==> flow/design.v <==
module axi_lite_slave (
    input  logic        aclk,
    input  logic        aresetn,
    input  logic        awvalid,
    output logic        awready,
    input  logic [31:0] awaddr,
    input  logic        wvalid,
    output logic        wready,
    input  logic [31:0] wdata,
    input  logic [3:0]  wstrb,
    output logic        bvalid,
    input  logic        bready,
    output logic [1:0]  bresp,
    input  logic        arvalid,
    output logic        arready,
    input  logic [31:0] araddr,
    output logic        rvalid,
    input  logic        rready,
    output logic [31:0] rdata,
    output logic [1:0]  rresp
);
logic [31:0] registers [16];
wire [31:0] debug_reg0 = registers[0];
wire [31:0] debug_reg1 = registers[1];
wire [31:0] debug_reg2 = registers[2];
wire [31:0] debug_reg3 = registers[3];
wire [31:0] debug_reg4 = registers[4];
wire [31:0] debug_reg5 = registers[5];
typedef enum logic [1:0] {
    W_IDLE, W_WAIT_DATA, W_RESP
} write_state_t;
write_state_t write_state;
logic [31:0] write_addr_reg;
logic [1:0] bresp_reg;
logic [1:0] rresp_reg;
logic [31:0] rdata_reg;
always_ff @(posedge aclk or negedge aresetn) begin
    if (!aresetn) begin
        write_state <= W_IDLE;
        awready <= 1'b1;        
        wready <= 1'b0;
        bvalid <= 1'b0;
        write_addr_reg <= 32'h0;
        bresp_reg <= 2'b00;     
        for (int i = 0; i < 16; i++) registers[i] <= 32'h0;
    end else begin
        case (write_state)
            W_IDLE: begin
                awready <= 1'b1;
                if (awvalid && awready) begin
                    write_addr_reg <= awaddr;
                    write_state <= W_WAIT_DATA;
                    awready <= 1'b0;
                    wready <= 1'b1;
                    bresp_reg <= (awaddr[5:2] < 16) ? 2'b00 : 2'b10;
                end
            end
            W_WAIT_DATA: begin
                if (wvalid && wready) begin
                    if (write_addr_reg[5:2] < 16) begin
                        for (int i = 0; i < 4; i++) begin
                            if (wstrb[i])
                                registers[write_addr_reg[5:2]][i*8 +: 8] <= wdata[i*8 +: 8];
                        end
                    end
                    write_state <= W_RESP;
                    wready <= 1'b0;
                    bvalid <= 1'b1;
                end
            end 
            W_RESP: begin
                if (bvalid && bready) begin
                    bvalid <= 1'b0;
                    write_state <= W_IDLE;
                end
            end
        endcase
    end
end
always_ff @(posedge aclk or negedge aresetn) begin
    if (!aresetn) begin
        arready <= 1'b1;
        rvalid <= 1'b0;
        rresp_reg <= 2'b00;      
        rdata_reg <= 32'h0;     
    end else begin
        if (arvalid && arready) begin
            rdata_reg <= (araddr[5:2] < 16) ? registers[araddr[5:2]] : 32'hDEADBEEF;
            rresp_reg <= (araddr[5:2] < 16) ? 2'b00 : 2'b10;
            arready <= 1'b0;
            rvalid <= 1'b1;
        end else if (rvalid && rready) begin
            rvalid <= 1'b0;
            arready <= 1'b1;
        end
    end
end
assign bresp = bresp_reg;
assign rresp = rresp_reg;
assign rdata = rdata_reg;
endmodule
Step by step through the tools: axi_lite_slave --
What the tools print for axi_lite_slave, step after step. Lines are those of the file above, counted from 1. Operators carry their Yosys type and port widths (W data, S select, Z words). Cell names lack the library's common part. A cell with n/a has no value.
Set-up: design top axi_lite_slave, clock input aclk, standard-cell library sky130hd, timing corner tt_025C_1v80

Word level --
Source: Yosys, flattened and elaborated. Widths are those after wreduce. Registers that Yosys merges into a memory's read port (data or address) are not register bits. Print and check cells do not count. Equal cells are merged and count once.
Cells by class: magnitude comparators 3, eq/ne operators 35, multiplexer cells 19, reductions and logical operators 80
Operators by type and width (count):
- $pmux W32 S16 | 1
- $reduce_and A5 Y1 | 64
- $eq A4 B4 Y1 const B | 16
- $eq A4 B3 Y1 const B | 8
- $mux W32 | 1
- $eq A4 B2 Y1 const B | 4
- $lt A4 B5 Y1 const B | 3
- $mux W2 | 5
- $mux W1 | 9
- $eq A4 B1 Y1 const B | 2
- $logic_not A4 Y1 | 2
- $ne A2 B2 Y1 const B | 3
- $reduce_bool A2 Y1 | 3
- $reduce_and A3 Y1 | 2
- $pmux W2 S3 | 1
- $logic_and A1 B1 Y1 | 5
- $reduce_and A4 Y1 | 1
- $pmux W1 S2 | 2
- $reduce_bool A3 Y1 | 1
- $eq A2 B1 Y1 const B | 1
- $eq A2 B2 Y1 const B | 1
- $logic_not A2 Y1 | 1
- $reduce_and A2 Y1 | 1
Storage and ports: register bits 561, input bits 107, output and inout port bits 41, cells after elaboration 211

Longest topological paths --
Yosys ltp: most cells in a row. Word level: on the elaborated netlist, between registers, memories and ports. Mapped: between sequential cells and ports; inverters and the memories' decode and read muxes count.
Logic depth: depth after elaboration 3, ABC_AREA 0, depth in mapped cells 9, gate-level depth less buffers 5

Mapped cells and area --
The flow's flattened synthesis, as Yosys stat reports it; memories are mapped. The netlist is that of the ABC_AREA named above (0 if unset); the other value can give another one.
Mapped netlist: standard cells after synthesis 1887, chip area (Yosys) 24927.7 µm², sequential area 13917.1 µm², flip-flop cells 556, buffer cells 138
Cells by type:
- dfrtp_1 | count 553, total area 1.38E+04 µm²
- mux2_2 | count 497, total area 5.6E+03 µm²
- a22oi_1 | count 86, total area 645.619 µm²
- a221oi_1 | count 60, total area 525.504 µm²
- a22o_1 | count 49, total area 429.162 µm²
- mux2i_1 | count 41, total area 410.394 µm²
- nand2_1 | count 94, total area 352.838 µm²
- clkbuf_1 | count 78, total area 292.781 µm²
- buf_2 | count 46, total area 230.221 µm²
- mux2_1 | count 20, total area 225.216 µm²
- o21ai_0 | count 42, total area 210.202 µm²
- a21oi_1 | count 40, total area 200.192 µm²
- nor2_4 | count 16, total area 180.173 µm²
- a2bb2oi_1 | count 18, total area 157.651 µm²
- o221ai_1 | count 18, total area 157.651 µm²
- nor2_1 | count 41, total area 153.898 µm²
- o22ai_1 | count 24, total area 150.144 µm²
- o211ai_1 | count 19, total area 142.637 µm²
Other cell types: 35; their cells: 145.

Timing after synthesis --
Path of least setup slack by OpenSTA after synthesis, without wires, with an ideal clock, recovery checks aside; 20% of the period is set as input and as output delay. Where synthesis merged equal registers, the netlist keeps one of their names.
Timing path post-synthesis: path kind input -> register, start point input port araddr[4], end point register rdata_reg[21], period 3000 ps, external input delay 600 ps, library setup time 123 ps, arrival 1914 ps, setup slack 962 ps, path delay 1437 ps, driving pins on the path 7, period reached after synthesis 2038 ps
"path delay" = arrival - input delay + setup time. "driving pins on the path" counts driving pins, that of a launching flip-flop among them; a cell with two outputs on the path counts twice. "period reached after synthesis" is the clock period less the worst setup slack; recovery checks do not enter. This is arithmetic on one report: input and output delays are still those of the set period (20% each). Between the ends stands the longest chain of elaborated cells between them, by number of cells; it is not shown to be the way that was timed. Of several equally long chains one is given. Each line given opens the expression or statement behind the cell; cells for indexed reads and writes are added by Yosys, which also makes memories of some case tables.
Between the ends, post-synthesis: cells stage by stage buf_6 > or4_1 > buf_2 > buf_6 > or3_1 > o21ai_0 > a21oi_1, length of the longest elaborated chain 3, elaborated cells between the ends (all ways) 19
RTL lines, path post-synthesis:
- start, declared | RTL line 16 | input  logic [31:0] araddr,
- $eq A4 B4 Y1 | RTL line 88 | rdata_reg <= (araddr[5:2] < 16) ? registers[araddr[5:2]] : 32'hDEADBEEF;
- $pmux W32 S16 | RTL line 88
- $mux W32 | RTL line 88
- end, assigned | RTL line 85 | rdata_reg <= 32'h0;
- end, assigned | RTL line 88
- end, declared | RTL line 36 | logic [31:0] rdata_reg;

Timing after layout --
From the final timing report of flow run 1: the path of least setup slack in the routed layout; clock arrival at registers is part of the times. The path's times are printed in steps of 10 ps; the period is the one set.
Timing path post-layout: path kind input -> register, start point input port araddr[2], end point register rdata_reg[31], period 3000 ps, external input delay 600 ps, library setup time 90 ps, arrival 3770 ps, setup slack -180 ps, driving pins on the path 7
Between the ends stands the longest chain of elaborated cells between them, by number of cells; it is not shown to be the way that was timed. Of several equally long chains one is given.
Between the ends, post-layout: cells stage by stage clkdlybuf4s50_1 > nor2b_1 > clkbuf_1 > o2bb2ai_1 > a221o_1 > o21ai_0 > a31oi_1, length of the longest elaborated chain 3, elaborated cells between the ends (all ways) 19
RTL lines, path post-layout:
- start, declared | RTL line 16 | input  logic [31:0] araddr,
- $eq A4 B4 Y1 | RTL line 88 | rdata_reg <= (araddr[5:2] < 16) ? registers[araddr[5:2]] : 32'hDEADBEEF;
- $pmux W32 S16 | RTL line 88
- $mux W32 | RTL line 88
- end, assigned | RTL line 85 | rdata_reg <= 32'h0;
- end, assigned | RTL line 88
- end, declared | RTL line 36 | logic [31:0] rdata_reg;

Lab notebook: axi_lite_slave

Below are 2 stored runs of the flow (Yosys, OpenROAD; platform sky130hd) on axi_lite_slave, each with its settings and what was measured, unordered. Constraints: input delay and output delay 20% of the set period each, output load 0.01 pF.
By "achieved clock period" is meant the clock period of the run minus its worst setup slack. This is arithmetic on one report: input and output delays are still those of the set period (20% each).
"allowed time less slack (worst setup path)" = time allowed to the worst setup path (clock period - input delay - output delay, where it has them) - its slack; a late launch clock adds to it, a late capture clock takes from it.
"overall power" is the tool's figure for a default switching activity; nothing was simulated.
"allowed time less slack (worst setup path)" is known to 10 ps.

[flow run 1] flow files
==> flow/run.sh <==
#!/bin/bash
# the make line also repeats the synthesis and layout settings of config.mk as NAME=value (left out here)
make -C /OpenROAD-flow-scripts/flow DESIGN_CONFIG=/design/flow/config.mk WORK_HOME=/design/flow/orfs CLKGATE_MAP_FILE= finish
==> flow/config.mk <==
export PLATFORM = sky130hd
export DESIGN_NAME = axi_lite_slave
export DESIGN_NICKNAME = axi_lite_slave
export VERILOG_FILES = /design/flow/design.v
export SDC_FILE = /design/flow/constraint.sdc
export NUM_CORES = 4
export LEC_CHECK = 0
export CAP_MARGIN = 20
export CELL_PAD_IN_SITES_DETAIL_PLACEMENT = 2
export CELL_PAD_IN_SITES_GLOBAL_PLACEMENT = 3
export CORE_MARGIN = 4
export CORE_UTILIZATION = 21
export CTS_CLUSTER_SIZE = 65
export GPL_ROUTABILITY_DRIVEN = 1
export GPL_TIMING_DRIVEN = 0
export MAX_ROUTING_LAYER = met5
export MIN_ROUTING_LAYER = met2
export PLACE_DENSITY = 0.93
export SLEW_MARGIN = 20
export TNS_END_PERCENT = 95
==> flow/constraint.sdc <==
create_clock -name core_clock -period 3.0 [get_ports {aclk}]
set_input_delay 0.6000 -clock core_clock [delete_from_list [all_inputs] [get_ports {aclk}]]
set_output_delay 0.6000 -clock core_clock [all_outputs]
set_load 0.01 [all_outputs]

[flow run 1] result: post-route utilization 0.257; area of the synthesized netlist 24,927.7 µm²; area of the standard cells in the finished layout 30,281.5 µm²; setup slack of the worst path -177 ps; die size 124,281.0 µm²; achieved clock period 3,177 ps; post-route setup TNS -4,356 ps; overall power 18,321 uW; allowed time less slack (worst setup path) 2,580 ps; critical path kind input -> register

[flow run 2] flow files
==> flow/run.sh <==
#!/bin/bash
# the make line also repeats the synthesis and layout settings of config.mk as NAME=value (left out here)
make -C /OpenROAD-flow-scripts/flow DESIGN_CONFIG=/design/flow/config.mk WORK_HOME=/design/flow/orfs CLKGATE_MAP_FILE= finish
==> flow/config.mk <==
export PLATFORM = sky130hd
export DESIGN_NAME = axi_lite_slave
export DESIGN_NICKNAME = axi_lite_slave
export VERILOG_FILES = /design/flow/design.v
export SDC_FILE = /design/flow/constraint.sdc
export NUM_CORES = 4
export LEC_CHECK = 0
export ABC_AREA = 1
export CAP_MARGIN = 20
export CELL_PAD_IN_SITES_DETAIL_PLACEMENT = 2
export CELL_PAD_IN_SITES_GLOBAL_PLACEMENT = 3
export CORE_MARGIN = 2
export CORE_UTILIZATION = 50
export HOLD_SLACK_MARGIN = 0.05
export PLACE_DENSITY = 0.6
export SLEW_MARGIN = 20
==> flow/constraint.sdc <==
create_clock -name core_clock -period 3.0 [get_ports {aclk}]
set_input_delay 0.6000 -clock core_clock [delete_from_list [all_inputs] [get_ports {aclk}]]
set_output_delay 0.6000 -clock core_clock [all_outputs]
set_load 0.01 [all_outputs]

[flow run 2] result: no results, placement failed with GPL-0301
